==> flow/design.v <==
module oppo (
    input [31:0] in,
    input        cin,
    output [31:0] in_abs
);
    assign in_abs = ({32{cin}} ^ in) + $unsigned(cin);
endmodule
module lzd_4 (
    input [3:0] in,
    output [1:0] out,
    output       zero
);
    assign zero = ~(|in); 
    assign out[0] = (in[2] | ~in[1]) & ~in[3];
    assign out[1] = ~(in[3] | in[2]);
endmodule
module lzd_16 (
    input [15:0] in,
    output [3:0] out,
    output       zero
);
    wire [3:0] z;
    wire [1:0] out_2 [3:0];
    lzd_4 lzd_4_0(in[15:12], out_2[0], z[0]);
    lzd_4 lzd_4_1(in[11: 8], out_2[1], z[1]);
    lzd_4 lzd_4_2(in[ 7: 4], out_2[2], z[2]);
    lzd_4 lzd_4_3(in[ 3: 0], out_2[3], z[3]);
    assign out[2] = z[0] & (~z[1] | z[2] & ~z[3]);
    assign out[3] = z[0] & z[1] & (~z[2] | ~z[3]);
    assign out[1:0] = {2{~out[3] & ~out[2]}} & out_2[0]
                    | {2{~out[3] &  out[2]}} & out_2[1]
                    | {2{ out[3] & ~out[2]}} & out_2[2]
                    | {2{ out[3] &  out[2]}} & out_2[3];
    assign zero = &z;
endmodule
module lzd_32 (
    input [31:0] in,
    output [4:0] out,
    output       zero
);
    wire [1:0] z;
    wire [3:0] out_3_0 [1:0];
    lzd_16 lzd_16_0(in[31:16], out_3_0[0], z[0]);
    lzd_16 lzd_16_1(in[15: 0], out_3_0[1], z[1]);
    assign out[4] = z[0];
    assign out[3:0] = {4{~z[0]}} & out_3_0[0] |
                      {4{ z[0]}} & out_3_0[1];
    assign zero = z[0] & z[1];
endmodule
module divider (
    input div_clk,
    input resetn,
    input div,
    input div_signed,
    input [31:0] x,
    input [31:0] y,
    output [31:0] s,
    output [31:0] r,
    output complete
);
    (*MAX_FANOUT = 50*) reg [64:0] rem;
    reg [31:0] quot;
    reg [31:0] quotM;
    reg [32:0] divisor;
    reg [ 5:0] cout;
    (*MAX_FANOUT = 50*) reg [ 4:0] current_state;
    reg [ 4:0] next_state;
    reg [31:0] x_abs_reg;
    reg [31:0] y_abs_reg;
    wire [31:0] s_abs;
    wire [31:0] r_abs;
    wire s_sign;
    wire r_sign;
    wire [31:0] x_abs;
    wire [31:0] y_abs;
    oppo oppo1(x, x[31] & div_signed, x_abs);
    oppo oppo2(y, y[31] & div_signed, y_abs);
    assign s_sign = x[31] ^ y[31];
    assign r_sign = x[31];
    always @(posedge div_clk) begin
        if (~resetn) begin
            x_abs_reg <= 0;
            y_abs_reg <= 0;
        end
        else if (current_state[0] & div)
            x_abs_reg <= x_abs;
            y_abs_reg <= y_abs;
    end
    wire [31:0] lzd_in;
    wire [ 4:0] lzd_out;
    wire [ 5:0] shft_amt;
    wire long_shft;
    wire short_shft;
    wire [ 5:0] lzd_shamt;
    wire [ 5:0] min_shamt;
    wire quot_one;
    wire [32:0] result;  
    wire zero;
    wire [64:0] shft_src;
    wire [64:0] shft_out;
    wire [32:0] add_A;
    wire [32:0] add_B;
    wire cin;
    wire [32:0] add_out;
    wire final_shift;
    reg  [5:0] first_shft;
    always @(posedge div_clk) begin
        if (~resetn)
            first_shft <= 6'b0;
        else if (current_state[1])
            first_shft <= shft_amt;
    end
    assign final_shift = cout <= lzd_shamt;
    assign shft_src = (current_state[1]) ? {33'b0, x_abs_reg}
                                         : rem;
    assign shft_out = shft_src << shft_amt;
    assign long_shft = ~(rem[64] ^ rem[63]);
    assign short_shft = rem[64] ^ rem[63];
    assign quot_one = shft_out[64] ^ shft_out[63];
    assign lzd_shamt = {zero, {5{~zero}} & lzd_out};
    assign min_shamt  = (~final_shift) ? lzd_shamt : cout;
    assign shft_amt = {6{short_shft}} & 6'b1
                    | {6{long_shft }} & min_shamt;
    assign lzd_in = (current_state[1]) ? y_abs_reg : rem[63:32] ^ {32{rem[64]}};
    assign add_A = shft_out[64:32];
    assign add_B = {33{~rem[64]}} ^ divisor;
    assign cin   = ~rem[64];
    assign add_out = add_A + add_B + $unsigned(cin);
    assign result = (quot_one) ? add_out
                               : shft_out[64:32];
    lzd_32 lzd(lzd_in, lzd_out, zero);
    always @(posedge div_clk) begin
        if (~resetn)
            divisor <= 33'b0;
        else if (current_state[1])
            divisor <= {1'b0, y_abs_reg << lzd_out};
    end
    always @(posedge div_clk) begin
        if (~resetn)
            rem <= 65'b0;
        else if (current_state[1])
            rem <= shft_out;
        else if (current_state[2])
            rem <= {result, rem[30:0], 1'b0};
    end
    wire [31:0] shft_quot = quot << shft_amt[4:0];
    wire [31:0] shft_quotM = ~(~quotM << shft_amt[4:0]);
    always @(posedge div_clk) begin
        if (~resetn | current_state[0]) begin
            quot  <= 32'b0;
            quotM <= 32'b0;
        end
        else if (current_state[2]) begin
            if (~shft_out[64] | shft_out[64] & shft_out[63]) 
                quot <= {shft_quot[31:1], ~shft_out[64] & shft_out[63]};
            else 
                quot <= {shft_quotM[31:1], 1'b1};
            if (~shft_out[64] & shft_out[63])
                quotM <= {shft_quot[31:1], 1'b0};
            else
                quotM <= {shft_quotM[31:1], ~(shft_out[64] & ~shft_out[63])};
        end
    end
    always @(posedge div_clk) begin
        if (~resetn | current_state[0])
            cout <= 6'b100000;
        else if (current_state[2])
            cout <= cout - shft_amt;
    end
    localparam IDLE = 5'b00001,
               INIT = 5'b00010,
               QUOT = 5'b00100,
               FIX  = 5'b01000,
               DONE = 5'b10000;
    always @(posedge div_clk) begin
        if (~resetn)
            current_state <= IDLE;
        else
            current_state <= next_state;
    end
    always @(*) begin
        case (current_state)
            IDLE: begin
                if (~resetn) 
                    next_state = IDLE;
                else if (div)
                    next_state = INIT;
                else
                    next_state = IDLE;
            end
            INIT: next_state = QUOT;
            QUOT: begin
                if (final_shift)
                    next_state = FIX;
                else 
                    next_state = QUOT;
            end
            FIX  :next_state = DONE;
            DONE: next_state = IDLE;
            default: next_state = IDLE;
        endcase
    end
    reg [31:0] s_abs_reg;
    reg [31:0] r_abs_reg;
    assign s_abs = (rem[64]) ? quotM : quot;
    assign r_abs = ((rem[64]) ? rem[63:32] + divisor[31:0] : rem[63:32]) >> first_shft;
    always @(posedge div_clk) begin
        if (~resetn) begin
            s_abs_reg <= 0;
            r_abs_reg <= 0;
        end
        else if (current_state[3])
            s_abs_reg <= s_abs;
            r_abs_reg <= r_abs;
    end
    oppo oppo3(s_abs_reg, s_sign & div_signed, s);
    oppo oppo4(r_abs_reg, r_sign & div_signed, r);
    assign complete = current_state[4];
endmodule
# Tool chain data of divider
# Module divider before and after one edit of its RTL, step after step.
# Lines under "before" count in the file above, lines under "after" in the edited file.
# "delta" is "after" less "before", of the values as shown.
# Operators carry their Yosys type and port widths (W data, S select, Z words).
# Library cell names are shortened.
# A cell with -- has no value.
dict set report design {
  top {divider}
  clock_port {div_clk}
  library {sky130hd}
  corner {tt_025C_1v80}
}

# Diff
# Unified diff, file above to edited file.
# A script made this edit. It changes what the design does and was not meant as an optimisation.
# begin of diff
@@ -204,5 +204,7 @@
     reg [31:0] r_abs_reg;
     assign s_abs = (rem[64]) ? quotM : quot;
-    assign r_abs = ((rem[64]) ? rem[63:32] + divisor[31:0] : rem[63:32]) >> first_shft;
+    reg [31:0] r_abs_q;
+    always @(posedge div_clk) r_abs_q <= ((rem[64]) ? rem[63:32] + divisor[31:0] : rem[63:32]) >> first_shft;
+    assign r_abs = r_abs_q;
     always @(posedge div_clk) begin
         if (~resetn) begin
# end of diff

# Word level
# Counts by Yosys on the flattened word-level netlist (proc, flatten, opt, wreduce; memories kept). Register bits leave out memories and registers merged into their read ports (data or address). Print and check cells are left out. Cells with the same type and inputs are merged into one.
# element before after delta
set classes {}
lappend classes {add_sub_neg 8 8 0}
lappend classes {n_cmp 1 1 0}
lappend classes {eq_ne 4 4 0}
lappend classes {n_shift 5 5 0}
lappend classes {mux 13 13 0}
lappend classes {bitwise 129 129 0}
lappend classes {n_reduce_logical 11 11 0}
# Operator kinds equal on both sides are left out: 37.
# element before after delta
set bits {}
lappend bits {register_bits 306 338 32}
lappend bits {input_bits 68 68 0}
lappend bits {out_inout_bits 65 65 0}
lappend bits {word_cells 182 183 1}

# Logic depth
# Depth = most cells in a row (Yosys ltp): at word level without a register or memory, in the mapped netlist without a sequential cell, where the memories' decode and read muxes count.
# element before after delta
set depth {}
lappend depth {word_depth 26 26 0}
lappend depth {abc_area 0 0 --}
lappend depth {ltp_mapped 51 52 1}
lappend depth {mapped_depth_nobuf 41 44 3}

# Synthesis result
# Source: synth_stat.txt of the flow (Yosys; design flattened, memories mapped). It holds for the ABC_AREA given above (unset counts as 0); a run with the other value may have another netlist.
# element before after delta
set mapped {}
lappend mapped {cells 4480 4305 -175}
lappend mapped {area_um2 32184.6 31664.1 -520.5}
lappend mapped {sequential_area_um2 6125.9 6766.5 640.6}
lappend mapped {flip_flops 306 338 32}
lappend mapped {buffers 349 336 -13}
# cell_type before after delta
set by_type {}
lappend by_type {nor2_1 560 513 -47}
lappend by_type {nand3_1 122 77 -45}
lappend by_type {nor3_1 113 79 -34}
lappend by_type {dfxtp_1 306 338 32}
lappend by_type {a31oi_1 63 35 -28}
lappend by_type {a21oi_1 360 337 -23}
lappend by_type {mux2i_1 501 482 -19}
lappend by_type {nand2b_1 62 43 -19}
lappend by_type {mux2_2 60 43 -17}
lappend by_type {inv_1 75 90 15}
lappend by_type {nand2_1 503 517 14}
lappend by_type {a221oi_1 3 14 11}
lappend by_type {buf_2 50 40 -10}
lappend by_type {and2_1 23 32 9}
lappend by_type {or4_1 22 13 -9}
lappend by_type {xor2_1 45 53 8}
lappend by_type {inv_2 10 2 -8}
lappend by_type {xnor2_1 223 230 7}
# Cell types equal on both sides are left out: 15.
# The list need not be complete.
# The figures by module come from a second, unflattened synthesis with its own total; it is not the netlist above.
# element before after delta
set unflattened {}
lappend unflattened {cells_unflattened 4633 4550 -83}
lappend unflattened {area_unflattened_um2 34062.7 33852.5 -210.2}
# Rows give one instance, submodules left out.
# mod instances n_cells mod_area_um2 seq_area_um2
set by_module_before {}
lappend by_module_before {divider 1 3681 27283.7 6125.9}
lappend by_module_before {oppo 4 218 1569.0 0.0}
lappend by_module_before {lzd_16 2 21 121.4 0.0}
lappend by_module_before {lzd_4 8 4 25.0 0.0}
lappend by_module_before {lzd_32 1 6 60.1 0.0}
# mod instances n_cells mod_area_um2 seq_area_um2
set by_module_after {}
lappend by_module_after {divider 1 3598 27073.5 6766.5}
lappend by_module_after {oppo 4 218 1569.0 0.0}
lappend by_module_after {lzd_16 2 21 121.4 0.0}
lappend by_module_after {lzd_4 8 4 25.0 0.0}
lappend by_module_after {lzd_32 1 6 60.1 0.0}

# Worst setup path after synthesis
# Source: OpenSTA report_checks on the synthesized netlist (no wires, ideal clock, input and output delay 20% of the period each), path of least setup slack; recovery checks are left aside. Register names are those of the netlist, which keeps one name where synthesis merged equal registers.
# element before after delta
set synth_timing {}
lappend synth_timing {path_kind reg2reg reg2reg --}
lappend synth_timing {startpoint {reg rem[58]} {reg rem[46]} --}
lappend synth_timing {endpoint {reg rem[64]} {reg rem[64]} --}
lappend synth_timing {tclk_ns 10.0 10.0 0.0}
lappend synth_timing {setup_time_ns 0.059 0.137 0.078}
lappend synth_timing {launch_ns 0.000 0.000 0.000}
lappend synth_timing {arrival_ns 10.772 9.979 -0.793}
lappend synth_timing {required_ns 9.941 9.863 -0.078}
lappend synth_timing {setup_slack_ns -0.831 -0.116 0.715}
lappend synth_timing {delay_ns 10.831 10.116 -0.715}
lappend synth_timing {stages 49 50 1}
lappend synth_timing {path_buffers 12 7 -5}
lappend synth_timing {period_less_setup_slack_ns 10.831 10.116 -0.715}
# "delay_ns" = arrival - input delay + setup time.
# "stages": output pins that drive a net of the path, with the launching flip-flop's if there is one; two outputs of one cell count as two.
# "period_less_setup_slack_ns" = period - worst setup slack (recovery checks aside). The figure is calculated, with input and output delays left at 20% of the set period.
# The rows between start and end are the longest chain of elaborated cells between them; the timing report does not say that the signal goes this way. Where chains are equally long, one stands for them.
# A line is the first line of the expression or statement that the cell stems from. Yosys adds cells for indexed reads and writes and turns some case tables into memories.
# At most two assigning lines are given for a register; there are more.
dict set report synth_between_before {
  cell_sequence {dfxtp_1 -> buf_2 -> or4_1 -> and3_1 -> or4_1 -> buf_2 -> nor3_2 -> nor2_1 -> a21oi_1 -> clkbuf_1 -> clkbuf_1 -> and2_1 -> ha_1 -> nor2b_1 -> o21bai_1 -> a31o_2 -> clkbuf_1 -> nor3_1 -> [... 13 more ...] -> ha_1 -> a21o_1 -> a21oi_1 -> o21bai_1 -> a211oi_1 -> nor3_1 -> o41ai_1 -> a31oi_1 -> a41o_1 -> o41a_1 -> and3_1 -> o31ai_1 -> o211ai_2 -> a41oi_1 -> nor3_2 -> or3_1 -> a211oi_1 -> o31a_1}
  elab_chain_len 25
  cells_between 45
  cone_classes {add/sub: 2; compare: 1; shift: 1; mux: 6; logic: 33; reduce/logical: 2}
}
# element line_no
set synth_rtl_before {}
lappend synth_rtl_before {{start: declaration} 61} ;# (*MAX_FANOUT = 50*) reg [64:0] rem;
lappend synth_rtl_before {{start: assignment} 142} ;# rem <= shft_out;
lappend synth_rtl_before {{start: assignment} 144} ;# rem <= {result, rem[30:0], 1'b0};
lappend synth_rtl_before {{$xor A32 B32 Y32} 124} ;# assign lzd_in = (current_state[1]) ? y_abs_reg : rem[63:32] ^ {32{rem[64]}};
lappend synth_rtl_before {{$mux W32} 124}
lappend synth_rtl_before {{$reduce_or A4 Y1} 13} ;# assign zero = ~(|in);
lappend synth_rtl_before {{$not A1 Y1} 13}
lappend synth_rtl_before {{$and A1 B1 Y1 x2} 29} ;# assign out[3] = z[0] & z[1] & (~z[2] | ~z[3]);
lappend synth_rtl_before {{$not A1 Y1} 30} ;# assign out[1:0] = {2{~out[3] & ~out[2]}} & out_2[0]
lappend synth_rtl_before {{$and A1 B1 Y1} 30}
lappend synth_rtl_before {{[... 10 more ...]} --}
lappend synth_rtl_before {{$or A1 B6 Y6} 122} ;# assign shft_amt = {6{short_shft}} & 6'b1
lappend synth_rtl_before {{$shl A65 B6 Y65} 116} ;# assign shft_out = shft_src << shft_amt;
lappend synth_rtl_before {{$add A33 B33 Y33} 128} ;# assign add_out = add_A + add_B + $unsigned(cin);
lappend synth_rtl_before {{$add A33 B1 Y33} 128}
lappend synth_rtl_before {{$mux W33} 129} ;# assign result = (quot_one) ? add_out
lappend synth_rtl_before {{$mux W65} 143} ;# else if (current_state[2])
lappend synth_rtl_before {{$mux W65} 141} ;# else if (current_state[1])
lappend synth_rtl_before {{end: assignment} 142}
lappend synth_rtl_before {{end: assignment} 144}
lappend synth_rtl_before {{end: declaration} 61}
dict set report synth_between_after {
  cell_sequence {dfxtp_1 -> buf_6 -> or4_1 -> or3_1 -> o211a_2 -> a2111oi_0 -> a211o_1 -> buf_4 -> nor2_1 -> nor2_1 -> buf_1 -> clkbuf_1 -> nand2_1 -> ha_1 -> nor2b_1 -> o21bai_1 -> a31o_2 -> or2_2 -> [... 14 more ...] -> a21o_1 -> a21oi_1 -> o21bai_1 -> a21o_1 -> a21oi_1 -> nor2_1 -> o31a_1 -> o21ai_0 -> o21ai_0 -> o41ai_1 -> nor3_1 -> a2111oi_0 -> nor2_1 -> a31oi_2 -> o311ai_1 -> o211ai_1 -> a21o_1 -> a41oi_2}
  elab_chain_len 25
  cells_between 42
  cone_classes {add/sub: 2; compare: 1; shift: 1; mux: 6; logic: 30; reduce/logical: 2}
}
# element line_no
set synth_rtl_after {}
lappend synth_rtl_after {{start: declaration} 61} ;# (*MAX_FANOUT = 50*) reg [64:0] rem;
lappend synth_rtl_after {{start: assignment} 142} ;# rem <= shft_out;
lappend synth_rtl_after {{start: assignment} 144} ;# rem <= {result, rem[30:0], 1'b0};
lappend synth_rtl_after {{$xor A32 B32 Y32} 124} ;# assign lzd_in = (current_state[1]) ? y_abs_reg : rem[63:32] ^ {32{rem[64]}};
lappend synth_rtl_after {{$mux W32} 124}
lappend synth_rtl_after {{$reduce_or A4 Y1} 13} ;# assign zero = ~(|in);
lappend synth_rtl_after {{$not A1 Y1} 13}
lappend synth_rtl_after {{$and A1 B1 Y1 x2} 29} ;# assign out[3] = z[0] & z[1] & (~z[2] | ~z[3]);
lappend synth_rtl_after {{$not A1 Y1} 30} ;# assign out[1:0] = {2{~out[3] & ~out[2]}} & out_2[0]
lappend synth_rtl_after {{$and A1 B1 Y1} 30}
lappend synth_rtl_after {{[... 10 more ...]} --}
lappend synth_rtl_after {{$or A1 B6 Y6} 122} ;# assign shft_amt = {6{short_shft}} & 6'b1
lappend synth_rtl_after {{$shl A65 B6 Y65} 116} ;# assign shft_out = shft_src << shft_amt;
lappend synth_rtl_after {{$add A33 B33 Y33} 128} ;# assign add_out = add_A + add_B + $unsigned(cin);
lappend synth_rtl_after {{$add A33 B1 Y33} 128}
lappend synth_rtl_after {{$mux W33} 129} ;# assign result = (quot_one) ? add_out
lappend synth_rtl_after {{$mux W65} 143} ;# else if (current_state[2])
lappend synth_rtl_after {{$mux W65} 141} ;# else if (current_state[1])
lappend synth_rtl_after {{end: assignment} 142}
lappend synth_rtl_after {{end: assignment} 144}
lappend synth_rtl_after {{end: declaration} 61}

# Worst path after layout
# Path of least setup slack in the final report of each run of set A (OpenROAD, finished layout, wires in). Where an end is a register, its clock arrival counts in the times.
# element before after delta
set layout_timing {}
lappend layout_timing {path_kind reg2reg reg2reg --}
lappend layout_timing {startpoint {reg current_state[1]} {reg rem[44]} --}
lappend layout_timing {endpoint {reg rem[64]} {reg rem[56]} --}
lappend layout_timing {tclk_ns 9.99 9.99 0.00}
lappend layout_timing {setup_time_ns 0.07 0.09 0.02}
lappend layout_timing {launch_ns 0.57 0.58 0.01}
lappend layout_timing {arrival_ns 10.27 10.03 -0.24}
lappend layout_timing {required_ns 10.49 10.48 -0.01}
lappend layout_timing {setup_slack_ns 0.22 0.45 0.23}
lappend layout_timing {stages 40 49 9}
lappend layout_timing {path_buffers 4 7 3}
# The rows between start and end are the longest chain of elaborated cells between them; the timing report does not say that the signal goes this way. Where chains are equally long, one stands for them.
# At most two assigning lines are given for a register; there are more.
dict set report layout_between_before {
  cell_sequence {dfxtp_4 -> buf_4 -> or4_1 -> and3_1 -> or4_4 -> nor2_1 -> a31oi_1 -> nor2_4 -> nand2_1 -> ha_1 -> nor2b_1 -> o21bai_2 -> a31oi_2 -> o211ai_1 -> o31ai_4 -> buf_4 -> buf_6 -> nor2_1 -> [... 4 more ...] -> mux2_2 -> o22ai_1 -> buf_4 -> ha_1 -> nand4_1 -> nor3_1 -> o41ai_2 -> a31oi_1 -> a41o_1 -> o41a_1 -> and3_1 -> o31ai_1 -> o211ai_2 -> a41oi_1 -> nor3_2 -> or3_1 -> a211oi_1 -> o31a_1}
  elab_chain_len 25
  cells_between 125
  cone_classes {add/sub: 2; compare: 1; shift: 1; mux: 6; logic: 104; reduce/logical: 11}
}
# element line_no
set layout_rtl_before {}
lappend layout_rtl_before {{start: declaration} 66} ;# (*MAX_FANOUT = 50*) reg [ 4:0] current_state;
lappend layout_rtl_before {{start: assignment} 177} ;# current_state <= IDLE;
lappend layout_rtl_before {{start: assignment} 179} ;# current_state <= next_state;
lappend layout_rtl_before {{$mux W32} 124} ;# assign lzd_in = (current_state[1]) ? y_abs_reg : rem[63:32] ^ {32{rem[64]}};
lappend layout_rtl_before {{$reduce_or A4 Y1} 13} ;# assign zero = ~(|in);
lappend layout_rtl_before {{$not A1 Y1} 13}
lappend layout_rtl_before {{$and A1 B1 Y1} 28} ;# assign out[2] = z[0] & (~z[1] | z[2] & ~z[3]);
lappend layout_rtl_before {{$or A1 B1 Y1} 28}
lappend layout_rtl_before {{$and A1 B1 Y1} 28}
lappend layout_rtl_before {{$not A1 Y1} 30} ;# assign out[1:0] = {2{~out[3] & ~out[2]}} & out_2[0]
lappend layout_rtl_before {{[... 11 more ...]} --}
lappend layout_rtl_before {{$or A1 B6 Y6} 122} ;# assign shft_amt = {6{short_shft}} & 6'b1
lappend layout_rtl_before {{$shl A65 B6 Y65} 116} ;# assign shft_out = shft_src << shft_amt;
lappend layout_rtl_before {{$add A33 B33 Y33} 128} ;# assign add_out = add_A + add_B + $unsigned(cin);
lappend layout_rtl_before {{$add A33 B1 Y33} 128}
lappend layout_rtl_before {{$mux W33} 129} ;# assign result = (quot_one) ? add_out
lappend layout_rtl_before {{$mux W65} 143} ;# else if (current_state[2])
lappend layout_rtl_before {{$mux W65} 141} ;# else if (current_state[1])
lappend layout_rtl_before {{end: assignment} 142} ;# rem <= shft_out;
lappend layout_rtl_before {{end: assignment} 144} ;# rem <= {result, rem[30:0], 1'b0};
lappend layout_rtl_before {{end: declaration} 61} ;# (*MAX_FANOUT = 50*) reg [64:0] rem;
dict set report layout_between_after {
  cell_sequence {dfxtp_1 -> or4_1 -> or3_1 -> o211a_2 -> a2111oi_2 -> buf_4 -> a211o_1 -> nor2_1 -> nor2_4 -> nand2_1 -> ha_1 -> nor2b_1 -> o21bai_1 -> a31o_2 -> or2_2 -> a211oi_1 -> buf_4 -> o21ai_4 -> [... 13 more ...] -> o21bai_1 -> a21o_1 -> a21oi_2 -> nor2_1 -> o31a_1 -> o21ai_0 -> buf_4 -> o21ai_0 -> o41ai_1 -> buf_4 -> nor3_1 -> a2111oi_1 -> buf_4 -> nor2_1 -> buf_4 -> xnor2_1 -> or3_1 -> a311oi_2}
  elab_chain_len 25
  cells_between 38
  cone_classes {add/sub: 2; compare: 1; shift: 1; mux: 6; logic: 26; reduce/logical: 2}
}
# element line_no
set layout_rtl_after {}
lappend layout_rtl_after {{start: declaration} 61} ;# (*MAX_FANOUT = 50*) reg [64:0] rem;
lappend layout_rtl_after {{start: assignment} 142} ;# rem <= shft_out;
lappend layout_rtl_after {{start: assignment} 144} ;# rem <= {result, rem[30:0], 1'b0};
lappend layout_rtl_after {{$xor A32 B32 Y32} 124} ;# assign lzd_in = (current_state[1]) ? y_abs_reg : rem[63:32] ^ {32{rem[64]}};
lappend layout_rtl_after {{$mux W32} 124}
lappend layout_rtl_after {{$reduce_or A4 Y1} 13} ;# assign zero = ~(|in);
lappend layout_rtl_after {{$not A1 Y1} 13}
lappend layout_rtl_after {{$and A1 B1 Y1 x2} 29} ;# assign out[3] = z[0] & z[1] & (~z[2] | ~z[3]);
lappend layout_rtl_after {{$not A1 Y1} 30} ;# assign out[1:0] = {2{~out[3] & ~out[2]}} & out_2[0]
lappend layout_rtl_after {{$and A1 B1 Y1} 30}
lappend layout_rtl_after {{[... 10 more ...]} --}
lappend layout_rtl_after {{$or A1 B6 Y6} 122} ;# assign shft_amt = {6{short_shft}} & 6'b1
lappend layout_rtl_after {{$shl A65 B6 Y65} 116} ;# assign shft_out = shft_src << shft_amt;
lappend layout_rtl_after {{$add A33 B33 Y33} 128} ;# assign add_out = add_A + add_B + $unsigned(cin);
lappend layout_rtl_after {{$add A33 B1 Y33} 128}
lappend layout_rtl_after {{$mux W33} 129} ;# assign result = (quot_one) ? add_out
lappend layout_rtl_after {{$mux W65} 143} ;# else if (current_state[2])
lappend layout_rtl_after {{$mux W65} 141} ;# else if (current_state[1])
lappend layout_rtl_after {{end: assignment} 142}
lappend layout_rtl_after {{end: assignment} 144}
lappend layout_rtl_after {{end: declaration} 61}

# Layout results
# Both versions went through the flow (Yosys, OpenROAD) with the same settings in each pair. Constraints: input delay and output delay 20% of the set period each, output load 0.01 pF.
dict set report flow_settings_set_A {
  period_ns 9.99
  CAP_MARGIN 20
  CORE_MARGIN 2
  CORE_UTILIZATION 40
  SLEW_MARGIN 20
}
# element before after delta
set results_set_A {}
lappend results_set_A {synth_chip_area_um2 32184.6 31664.1 -520.5}
lappend results_set_A {final_die_area_um2 82745.4 81427.5 -1317.9}
lappend results_set_A {cell_area_final_um2 36322.3 36353.6 31.3}
lappend results_set_A {utilization_frac 0.454 0.462 0.008}
lappend results_set_A {worstSetupSlack_ns 0.221 0.451 0.230}
lappend results_set_A {setupTns_ns 0.000 0.000 0.000}
lappend results_set_A {fin_hold_ws_ns 0.448 0.325 -0.123}
lappend results_set_A {achieved_clock_period_ns 9.769 9.539 -0.230}
dict set report flow_settings_set_B {
  CORE_MARGIN 6
  CORE_UTILIZATION 61
  GPL_ROUTABILITY_DRIVEN 1
  PLACE_DENSITY 0.7
  SETUP_SLACK_MARGIN 1.63
  TNS_END_PERCENT 70
  period_ns 10.4
  CAP_MARGIN 20
  SLEW_MARGIN 20
}
# element before after delta
set results_set_B {}
lappend results_set_B {synth_chip_area_um2 32184.6 31664.1 -520.5}
lappend results_set_B {final_die_area_um2 58418.9 57520.8 -898.1}
lappend results_set_B {cell_area_final_um2 37164.4 35993.3 -1171.1}
lappend results_set_B {utilization_frac 0.719 0.71 -0.009}
lappend results_set_B {worstSetupSlack_ns 1.286 1.509 0.223}
lappend results_set_B {setupTns_ns 0.000 0.000 0.000}
lappend results_set_B {fin_hold_ws_ns 0.453 0.327 -0.126}
lappend results_set_B {achieved_clock_period_ns 9.114 8.891 -0.223}
# "achieved_clock_period_ns" means the clock period less the worst setup slack. The figure is calculated, with input and output delays left at 20% of the set period.
